==> flow/design.v <==
module mult32(input clk,
	      input rst,
	      input en,
	      input [31:0] a,
	      input [31:0] b,
	      output [31:0] z,
				output output_ready);
reg [49:0] temp_out ;
reg s_a, s_b, s_z;
reg [9:0] e_a, e_b, e_z;
reg [23:0] m_a, m_b, m_z;
reg guard, round, lonz;
reg [31:0] Z, temp2;
reg out_ready;
reg [31:0] z_q;
reg out_ready_q;
reg [5:0] diff2;
reg [15:0] val16;
reg [7:0] val8;
reg [3:0] val4;
always@(posedge clk)
begin
	if(rst == 1)
	begin
		Z = 32'd0;
		out_ready = 0;
	end
	else if(en == 0)
	begin
		out_ready = 0;
	end
	else if(en == 1)
	begin 
		s_a = a[31];
		s_b = b[31];
		e_a = a[30:23] - 127;
		e_b = b[30:23] - 127;
		m_a[22:0] = a[22:0];
		m_b[22:0] = b[22:0];
		m_a[23] = 1;
		m_b[23] = 1;
		if((e_a == 128 && m_a[22:0] != 0) || (e_b == 128 && m_b[22:0] != 0))
		begin
			Z[31] = 1;
			Z[30:23] = 8'hff;
			Z[22] = 1;
			Z[21:0] = 0;
			out_ready = 1;
		end
		else if(e_a == 128)
		begin
			if(($signed(e_b) == -127) && (m_b[22:0] == 0))
			begin
				Z[31] = 1;
				Z[30:23] = 8'hff;
				Z[22] = 1;
				Z[21:0] = 0;
				out_ready = 1;
			end
			else
			begin
				Z[31] = s_a ^ s_b;
				Z[30:23] = 8'hff;
				Z[22:0] = 0;
				out_ready = 1;
			end
		end
		else if(e_b == 128)
		begin
			if(($signed(e_a) == -127) && (m_a[22:0] == 0))
			begin
				Z[31] = 1;
				Z[30:23] = 8'hff;
				Z[22] = 1;
				Z[21:0] = 0;
				out_ready = 1;
			end
			else
			begin
				Z[31] = s_a ^ s_b;
				Z[30:23] = 8'hff;
				Z[22:0] = 0;
				out_ready = 1;
			end
		end
		else if($signed(e_a) == -127 && m_a[22:0] == 23'd0)  	
		begin	   
			Z[31] = s_a ^ s_b;
			Z[30:23] = 0;
			Z[22:0] = 0;
			out_ready = 1;
		end
		else if($signed(e_b) == -127 && m_b[22:0] == 23'd0)	
		begin	   
			Z[31] = s_a ^ s_b;
			Z[30:23] = 0;
			Z[22:0] = 0;
			out_ready = 1;
		end
		else
		begin
			s_z = s_a ^ s_b;
			e_z = e_a + e_b + 1;
			temp_out = m_a * m_b * 4;
			m_z = temp_out [49:26];
			guard = temp_out [25];
			round = temp_out [24];
			lonz = (temp_out[23:0] != 0);
			if(m_z[23] == 0)
			begin
				temp2 [23:0] = m_z[23:0];
				temp2 [31:24] = 0;
				if (temp2 == 0)
				begin 
					diff2 = 32;
				end
				else
				begin
    			diff2[5] = 1'b0;
  		  	diff2[4] = (temp2[31:16] == 16'b0);
    			val16 = diff2[4] ? temp2[15:0] : temp2[31:16];
    			diff2[3] = (val16[15:8] == 8'b0);
    			val8 = diff2[3] ? val16[7:0] : val16 [15:8];
    			diff2[2] = (val8[7:4] == 4'b0);
    			val4 = diff2[2] ? val8[3:0] : val8[7:4];
    			diff2[1] = (val4[3:2] == 2'b0);
    			diff2[0] = diff2[1] ? ~val4[1] : ~val4[3];
				end
				m_z = m_z << (diff2 - 8);
				e_z = e_z - (diff2 - 8);
			end
			if (guard && (round | lonz | m_z[0]))
			begin
				m_z = m_z + 1;
				if(m_z == 24'hffffff)
				begin
					e_z = e_z + 1;
				end
			end
			Z[22:0] = m_z [22:0];
			Z[31:23] = e_z [7:0] + 127;	
			Z[31] = s_z;
			if($signed(e_z) < -126)
			begin
				Z[31:0] = 0; 
			end
			if($signed(e_z) == -126 && m_z[23] == 0)
			begin
				Z[30:23] = 0;
			end	
			if($signed(e_z) > 127)
			begin
				Z[22:0] = 0;
				Z[30:23] = 8'hff;
				Z[31] = s_z;
			end
			out_ready = 1;		
		end
	end
	z_q <= Z;
	out_ready_q <= out_ready;
end
assign z = z_q;
assign output_ready = out_ready_q;
endmodule	
module adder32(input clk,
						 input rst,
						 input en,
						 input [31:0] a,
						 input [31:0] b,
						 output [31:0] z,
						 output output_ready);
reg s_a, s_b, s_z;
reg [9:0] e_a, e_b, e_z, e_min, diff;
reg [26:0] m_a, m_b;
reg [23:0] m_z;
reg [27:0] temp;
reg guard, round, lonz;
reg [31:0] Z, temp2;
reg out_ready;
reg [31:0] z_q;
reg out_ready_q;
reg [5:0] diff2;
reg [15:0] val16;
reg [7:0] val8;
reg [3:0] val4;
always@(posedge clk)
begin		
	if(rst == 1)
	begin
		diff = 0;
		diff2 = 0;
		Z = 32'd0;
		out_ready = 0;
		temp = 0;
	end
	else if (en == 0)
	begin
		out_ready = 0;
	end
	else if (en == 1)
	begin
		s_a = a[31];
		s_b = b[31];
		e_a = a[30:23] - 127;
		e_b = b[30:23] - 127;
		m_a[26] = 1;
		m_b[26] = 1;
		m_a [25:3]= a[22:0];
		m_b [25:3]= b[22:0];
		m_a [2:0] = 3'd0;
		m_b [2:0] = 3'd0;
		if((e_a == 128 && m_a[25:0] != 0) || (e_b == 128 && m_b[25:0] != 0))
		begin
			Z[31] = 1;
			Z[30:23] = 8'hff;
			Z[22] = 1;
			Z[21:0] = 0;
			out_ready = 1;
		end
		else if(e_a == 128)
		begin
			Z[31] = s_a;
			Z[30:23] = 8'hff;
			Z[22:0] = 0;
			out_ready = 1;
		end
		else if(e_b == 128)
		begin
			Z[31] = s_b;
			Z[30:23] = 8'hff;
			Z[22:0] = 0;
			out_ready = 1;
		end
		else if(($signed(e_a) == -127 && m_a[25:0] == 0) && ($signed(e_b) == -127 && m_b[25:0] == 0))
		begin	   
			Z[31] = s_a & s_b;
			Z[30:23] = 0;
			Z[22:0] = 0;
			out_ready = 1;
		end
		else if($signed(e_a) == -127 && m_a[25:0] == 0) 	
		begin	   
			Z[31] = s_b;
			Z[30:23] = e_b[7:0] + 127;
			Z[22:0] = m_b[25:3];
			out_ready = 1;
		end
		else if($signed(e_b) == -127 && m_b[25:0] == 0)  	
		begin	   
			Z[31] = s_a;
			Z[30:23] = e_a[7:0] + 127;
			Z[22:0] = m_a[25:3];
			out_ready = 1;
		end
		else if(($signed(e_a) == $signed(e_b)) && (m_a == m_b) && (s_a != s_b))			
		begin
			Z[31] = 0;
			Z[30:23] = 0;
			Z[22:0] = 0;
			out_ready = 1;
		end
		else
		begin
			if($signed(e_a) > $signed(e_b))
			begin
				diff = e_a - e_b;
				e_b = e_b + diff;
				m_b = m_b >> diff;
				m_b[0] = m_b[0] | m_b[1];
			end
			else if ($signed(e_a) < $signed(e_b))
			begin
				diff = e_b - e_a;
				e_a = e_a + diff;
				m_a = m_a >> diff;
				m_a[0] = m_a[0] | m_a[1];
			end
			e_z = e_a;
			if(s_a == s_b)
			begin
				temp = m_a + m_b;
				s_z = s_a;
			end
			else
			begin
				if(m_a >= m_b)
				begin
					temp = m_a - m_b;
					s_z = s_a;
				end
				else
				begin
					temp = m_b - m_a;
					s_z = s_b;
				end
			end
			if(temp[27] == 1)
			begin
				m_z = temp[27:4];
				e_z = e_z + 1;
				guard = temp[3];
				round = temp[2];
				lonz = temp[1] | temp[0];
			end
			else
			begin
				m_z = temp[26:3];
				guard = temp[2];
				round = temp[1];
				lonz = temp[0];
				m_z[0] = guard;
			end
			if(m_z [23] == 0)
			begin
				temp2 [23:0] = m_z;
				temp2 [31:24] = 0;
				if (temp2 == 0)
				begin 
					diff2 = 32;
				end
				else
				begin
    			diff2[5] = 1'b0;
  		  	diff2[4] = (temp2[31:16] == 16'b0);
    			val16 = diff2[4] ? temp2[15:0] : temp2[31:16];
    			diff2[3] = (val16[15:8] == 8'b0);
    			val8 = diff2[3] ? val16[7:0] : val16 [15:8];
    			diff2[2] = (val8[7:4] == 4'b0);
    			val4 = diff2[2] ? val8[3:0] : val8[7:4];
    			diff2[1] = (val4[3:2] == 2'b0);
    			diff2[0] = diff2[1] ? ~val4[1] : ~val4[3];
				end
				m_z = m_z << (diff2 - 8);
				e_z = e_z - (diff2 - 8);
			end
			if(guard && (round | lonz | m_z[0]))
			begin
				m_z = m_z + 1;
				if(m_z == 24'hffffff)
				begin
					e_z = e_z + 1;
				end
			end
			Z[22:0] = m_z [22:0];
			Z[30:23] = e_z[7:0] + 127;	
			Z[31] = s_z;
			if($signed(e_z) < -126)
			begin
				Z[31:0] = 0; 
			end
			if($signed(e_z) == -127 && m_z[23] == 0)
				Z[30:23] = 0;
			if ($signed(e_z) == -127 && m_z[23:0] == 24'h0)
			          Z[31] = 0;  
			if($signed(e_z) > 127)
			begin
				Z[22:0] = 0;
				Z[30:23] = 8'hff;
				Z[31] = s_z;
			end
			out_ready = 1;	
		end
	end
	z_q <= Z;
	out_ready_q <= out_ready;
end
assign z = z_q;
assign output_ready = out_ready_q;
endmodule
module PE (input [31:0] x, input [31:0] w, input [31:0] acc, output reg [31:0] res, input clk, output reg [31:0] wout);
  reg [31:0] S1;
  wire [31:0] addout,multout;
  always @(posedge clk) begin
    res <= addout;
    wout <= w;
  end
mult32 m1(.clk(clk),.en(1'b1),.rst(1'b0),.a(x),.b(w),.z(multout),.output_ready());
adder32 a1(.clk(clk),.en(1'b1),.rst(1'b0),.a(multout),.b(acc),.z(addout),.output_ready());
endmodule
# Tool chain data of PE
# Tool output for the design above, in the order of the flow.
# Line numbers count from 1 in the design file above.
# Cell names lack the library's common part.
# The mark - stands for no value.
[setup]
top_module = "PE"
clock_port = "clk"
lib = "sky130hd"
pvt_corner = "tt_025C_1v80"

# After elaboration
# Source: Yosys, flattened and elaborated, memories not mapped. Widths are those after wreduce. Registers that Yosys merges into a memory's read port (data or address) are not register bits. Print and check cells do not count. Equal cells are merged and count once.
[word_totals]
word_cells = 413
inputBits = 97
output_inout_bits = 64
register_bits = 128
[classes]
cmp = 7
n_mul = 1
shifts = 4
addsub = 25
n_eq = 16
n_mux = 295
logic = 15
n_reduce_logical = 42
[ops]
columns = ["cell", "n"]
rows = [
  ["24-bit by 24-bit multiplier with 48-bit output", 1],
  ["24-bit two-way mux", 28],
  ["10-bit two-way mux", 47],
  ["23-bit two-way mux", 18],
  ["28-bit two-way mux", 9],
  ["26-bit two-way mux", 9],
  ["27-bit two-way mux", 8],
  ["1-bit two-way mux", 156],
  ["32-bit two-way mux", 4],
  ["8-bit two-way mux", 12],
  ["23-bit logical NOT", 4],
  ["23-bit nonzero test", 4],
  ["24-bit logical NOT", 3],
  ["24-bit by 32-bit << shifter with 24-bit output", 2],
  ["10-bit by 8-bit equality test with 1-bit output with constant B", 6],
  ["27-bit by 27-bit subtractor with 28-bit output", 2],
  ["27-bit by 10-bit right shift with 27-bit output", 2],
  ["24-bit by 1-bit adder with 24-bit output with constant B", 2],
  ["24-bit equality test with constant B", 2],
  ["10-bit by 1-bit adder with 10-bit output with constant B", 4],
  ["8-bit by 7-bit subtractor with 9-bit output with constant B", 4],
  ["9-bit by 8-bit equality test with 1-bit output with constant B", 4],
  ["8-bit by 7-bit adder with 8-bit output with constant B", 4],
  ["8-bit logical NOT", 4],
  ["16-bit two-way mux", 2],
  ["27-bit by 27-bit adder with 28-bit output", 1],
  ["27-bit >= comparator", 1],
  ["24-bit nonzero test", 1],
]
# Not listed: further kinds 25, cells in them 61.

# Depth
# Longest topological path by Yosys (ltp), each cell counted once; first at word level (registers and memories cut), then after technology mapping (sequential cells cut; the memories' decode and read muxes count).
[logic_depth]
depth_word = 79
abc_area = 0
depth_mapped = 74

# After synthesis
# Source: synth_stat.txt of the flow (Yosys; design flattened, memories mapped). It holds for the ABC_AREA given above (unset counts as 0); a run with the other value may have another netlist.
[by_type]
columns = ["cell", "n", "area_total_um2"]
rows = [
  ["fa_1", 489, 9.79E+03],
  ["ha_1", 317, 3.97E+03],
  ["nand2_1", 717, 2.69E+03],
  ["dfxtp_1", 128, 2.56E+03],
  ["inv_1", 649, 2.44E+03],
  ["and2_1", 273, 1.71E+03],
  ["nor2_1", 425, 1595.28],
  ["a21oi_1", 315, 1.58E+03],
  ["xnor2_1", 176, 1.54E+03],
  ["o21ai_0", 225, 1126.08],
  ["mux2i_1", 106, 1.06E+03],
  ["clkbuf_1", 262, 983.443],
  ["nand3_1", 159, 795.763],
  ["nor3_1", 133, 665.638],
  ["a211oi_1", 74, 555.533],
  ["xor2_1", 62, 543.021],
  ["a21o_1", 70, 525.504],
  ["o211ai_1", 67, 502.982],
]
# Other cell types: 112; their cells: 1136.
[synth_totals]
stdcells = 5783
synth_area_um2 = 43555.5
buf_cells = 332
flip_flops = 128
# The figures by module come from a second, unflattened synthesis with its own total; it is not the netlist above.
[hier_totals]
hier_cells = 6136
hier_area_um2 = 46320.7
# Rows give one instance, submodules left out.
[by_module]
columns = ["module", "cells", "instances", "mod_seq_area_um2", "mod_area_um2"]
rows = [
  ["mult32", 3112, 1, 660.6, 25938.6],
  ["adder32", 2958, 1, 660.6, 19093.3],
  ["PE", 66, 1, 1281.2, 1288.7],
]

# Timing after synthesis
# Path of least setup slack by OpenSTA after synthesis, without wires, with an ideal clock, recovery checks aside; 20% of the period is set as input and as output delay. Where synthesis merged equal registers, the netlist keeps one of their names.
[synth_path]
kind = "input to register"
start = "in acc[27]"
end = "reg a1.z_q[28]"
path_buffers = 9
arrival_ps = 16735
slack_ps = 1207
t_first_pin_ps = 3600
path_stages = 71
period_ps = 18000
in_delay_ps = 3600
setup_time_ps = 58
required_ps = 17942
delay_ps = 13193
synth_period_reached_ps = 16793
# "delay_ps" is the arrival time less input delay plus setup time.
# "path_stages": output pins that drive a net of the path, with the launching flip-flop's if there is one; two outputs of one cell count as two.
# "synth_period_reached_ps" is the clock period less the worst setup slack; recovery checks do not enter. This is arithmetic on one report: input and output delays are still those of the set period (20% each).
# Between the ends stands the longest chain of elaborated cells between them, by number of cells; it is not shown to be the way that was timed. Of several equally long chains one is given.
# Each line given opens the expression or statement behind the cell; cells for indexed reads and writes are added by Yosys, which also makes memories of some case tables.
[synth_via]
path_cell_list = "buf_2 nand2_1 nor2_1 xnor2_1 inv_1 ha_1 inv_1 nor3_1 a221o_1 o211ai_2 a31o_2 buf_2 nor2_1 clkbuf_1 buf_1 buf_1 a21oi_1 nand2_1 (+35 left out) ha_1 and2_1 and2_1 buf_2 xnor2_1 nand4_1 a2111oi_0 nand3_1 nor3_1 xnor2_1 inv_1 ha_1 nand2_1 o211a_1 a2111oi_2 or4_1 a31oi_1 a211o_1"
elab_chain_len = 77
[synth_lines]
columns = ["element", "line", "source"]
rows = [
  ["start: declaration", 371, "module PE (input [31:0] x, input [31:0] w, input [31:0] acc, output reg [31:0] res, input clk, output reg [31: ..."],
  ["8-bit by 7-bit subtractor with 9-bit output", 206, "e_b = b[30:23] - 127;"],
  ["9-bit by 9-bit subtractor with 10-bit output", 274, "diff = e_b - e_a;"],
  ["27-bit by 10-bit right shift with 27-bit output", 276, "m_a = m_a >> diff;"],
  ["1-bit OR", 277, "m_a[0] = m_a[0] | m_a[1];"],
  ["1-bit two-way mux", 272, "else if ($signed(e_a) < $signed(e_b))"],
  ["27-bit two-way mux", 265, "if($signed(e_a) > $signed(e_b))"],
  ["27-bit two-way mux", 256, "else if(($signed(e_a) == $signed(e_b)) && (m_a == m_b) && (s_a != s_b))"],
  ["(+63 left out)", "-", ""],
  ["32-bit two-way mux", 348, "if($signed(e_z) < -126)"],
  ["8-bit two-way mux", 352, "if($signed(e_z) == -127 && m_z[23] == 0)"],
  ["8-bit two-way mux", 356, "if($signed(e_z) > 127)"],
  ["8-bit two-way mux", 256, ""],
  ["8-bit two-way mux", 249, "else if($signed(e_b) == -127 && m_b[25:0] == 0)"],
  ["8-bit two-way mux", 242, "else if($signed(e_a) == -127 && m_a[25:0] == 0)"],
  ["8-bit two-way mux", 235, "else if(($signed(e_a) == -127 && m_a[25:0] == 0) && ($signed(e_b) == -127 && m_b[25:0] == 0))"],
  ["end: assignment", 365, "z_q <= Z;"],
  ["end: declaration", 181, "reg [31:0] z_q;"],
]

# Timing after layout
# From the final timing report of flow run A: the path of least setup slack in the routed layout; clock arrival at registers is part of the times.
# The path's times are printed in steps of 10 ps; the period is the one set.
[layout_path]
kind = "input to register"
start = "in acc[24]"
end = "reg a1.z_q[28]"
required_ps = 18020
t_first_pin_ps = 3520
slack_ps = 580
path_buffers = 13
period_ps = 17600
in_delay_ps = 3520
setup_time_ps = 50
path_stages = 69
arrival_ps = 17430
# Between the ends stands the longest chain of elaborated cells between them, by number of cells; it is not shown to be the way that was timed. Of several equally long chains one is given.
[layout_via]
path_cell_list = "clkdlybuf4s50_1 nand3_2 buf_4 xnor2_1 ha_1 buf_4 nor2_1 a21oi_1 maj3_1 a21oi_1 o31ai_2 xnor2_1 nand4bb_1 buf_4 o22ai_1 buf_12 and4_1 a21oi_1 (+33 left out) a211oi_1 buf_4 a21boi_0 buf_4 o32ai_1 and3_1 nor2_1 nor3_1 buf_4 xnor2_1 inv_1 ha_1 nand2_1 o211a_1 a2111oi_2 or4_1 a31oi_1 a211o_1"
elab_chain_len = 77
[layout_lines]
columns = ["element", "line", "source"]
rows = [
  ["start: declaration", 371, "module PE (input [31:0] x, input [31:0] w, input [31:0] acc, output reg [31:0] res, input clk, output reg [31: ..."],
  ["8-bit by 7-bit subtractor with 9-bit output", 206, "e_b = b[30:23] - 127;"],
  ["9-bit by 9-bit subtractor with 10-bit output", 274, "diff = e_b - e_a;"],
  ["27-bit by 10-bit right shift with 27-bit output", 276, "m_a = m_a >> diff;"],
  ["1-bit OR", 277, "m_a[0] = m_a[0] | m_a[1];"],
  ["1-bit two-way mux", 272, "else if ($signed(e_a) < $signed(e_b))"],
  ["27-bit two-way mux", 265, "if($signed(e_a) > $signed(e_b))"],
  ["27-bit two-way mux", 256, "else if(($signed(e_a) == $signed(e_b)) && (m_a == m_b) && (s_a != s_b))"],
  ["(+63 left out)", "-", ""],
  ["32-bit two-way mux", 348, "if($signed(e_z) < -126)"],
  ["8-bit two-way mux", 352, "if($signed(e_z) == -127 && m_z[23] == 0)"],
  ["8-bit two-way mux", 356, "if($signed(e_z) > 127)"],
  ["8-bit two-way mux", 256, ""],
  ["8-bit two-way mux", 249, "else if($signed(e_b) == -127 && m_b[25:0] == 0)"],
  ["8-bit two-way mux", 242, "else if($signed(e_a) == -127 && m_a[25:0] == 0)"],
  ["8-bit two-way mux", 235, "else if(($signed(e_a) == -127 && m_a[25:0] == 0) && ($signed(e_b) == -127 && m_b[25:0] == 0))"],
  ["end: assignment", 365, "z_q <= Z;"],
  ["end: declaration", 181, "reg [31:0] z_q;"],
]

# Module PE, platform sky130hd: 5 stored runs of the flow (Yosys, OpenROAD) with differing settings, in no particular order. Input and output delays are each 20% of the period that was set; the output load is 0.01 pF.
# "worst_path_allowed_less_slack_ps" means the part of the period allowed to the worst setup path (the constraints hold back 20% at inputs and 20% at outputs) less its slack; where the path has registers, the arrival times of their clocks count too.
# "worst_path_allowed_less_slack_ps" is known to 10 ps.

[[run]]
name = "flow run A"
[run.settings]
CORE_UTILIZATION = 40
period_ns = 17.6
CAP_MARGIN = 20
CORE_MARGIN = 2
SLEW_MARGIN = 20
[run.results]
fin_util_pct = 47.6
worst_path_allowed_less_slack_ps = 13500
timing.worst_path_kind = "input to register"
synthArea_um2 = 43555.5
stdcell_area_um2 = 51564.5
total_negative_slack_ps = 0
design_die_area_um2 = 111546.0
setup_worst_slack_ps = 584

[[run]]
name = "flow run B"
[run.settings]
ABC_AREA = 0
CAP_MARGIN = 35
CELL_PAD_IN_SITES_DETAIL_PLACEMENT = 1
CORE_ASPECT_RATIO = 0.98
CORE_UTILIZATION = 50
CTS_CLUSTER_DIAMETER = 54
GPL_ROUTABILITY_DRIVEN = 0
GPL_TIMING_DRIVEN = 1
MIN_ROUTING_LAYER = "met1"
PLACE_DENSITY = 0.39
SETUP_SLACK_MARGIN = 4.84
period_ns = 26.2
CORE_MARGIN = 2
SLEW_MARGIN = 20
[run.results]
fin_util_pct = 54.6
worst_path_allowed_less_slack_ps = 15540
timing.worst_path_kind = "input to register"
synthArea_um2 = 43555.5
stdcell_area_um2 = 47324.1
total_negative_slack_ps = 0
design_die_area_um2 = 89487.8
setup_worst_slack_ps = 5421

[[run]]
name = "flow run C"
[run.settings]
CORE_UTILIZATION = 39
period_ns = 17.6
CAP_MARGIN = 20
CORE_MARGIN = 2
SLEW_MARGIN = 20
[run.results]
fin_util_pct = 46.1
worst_path_allowed_less_slack_ps = 13460
timing.worst_path_kind = "input to register"
synthArea_um2 = 43555.5
stdcell_area_um2 = 50976.4
total_negative_slack_ps = 0
design_die_area_um2 = 114369.0
setup_worst_slack_ps = 623

[[run]]
name = "flow run D"
[run.settings]
CAP_MARGIN = 5
CELL_PAD_IN_SITES_DETAIL_PLACEMENT = 2
CELL_PAD_IN_SITES_GLOBAL_PLACEMENT = 3
CORE_ASPECT_RATIO = 0.59
CORE_MARGIN = 5
CORE_UTILIZATION = 17
GPL_ROUTABILITY_DRIVEN = 1
GPL_TIMING_DRIVEN = 0
MAX_ROUTING_LAYER = "met5"
SLEW_MARGIN = 35
TNS_END_PERCENT = 95
period_ns = 20.6
[run.results]
fin_util_pct = 20.3
worst_path_allowed_less_slack_ps = 16370
timing.worst_path_kind = "input to register"
synthArea_um2 = 43555.5
stdcell_area_um2 = 51722.1
total_negative_slack_ps = 0
design_die_area_um2 = 266786.0
setup_worst_slack_ps = 106

[[run]]
name = "flow run E"
[run.settings]
CELL_PAD_IN_SITES_GLOBAL_PLACEMENT = 3
CORE_ASPECT_RATIO = 0.59
CORE_UTILIZATION = 17
GPL_ROUTABILITY_DRIVEN = 0
MAX_ROUTING_LAYER = "met5"
SLEW_MARGIN = 35
period_ns = 15.5
CAP_MARGIN = 20
CORE_MARGIN = 2
[run.results]
fin_util_pct = 26.4
worst_path_allowed_less_slack_ps = 12910
timing.worst_path_kind = "input to register"
synthArea_um2 = 43555.5
stdcell_area_um2 = 67181.9
total_negative_slack_ps = -8994
design_die_area_um2 = 260415.0
setup_worst_slack_ps = -512
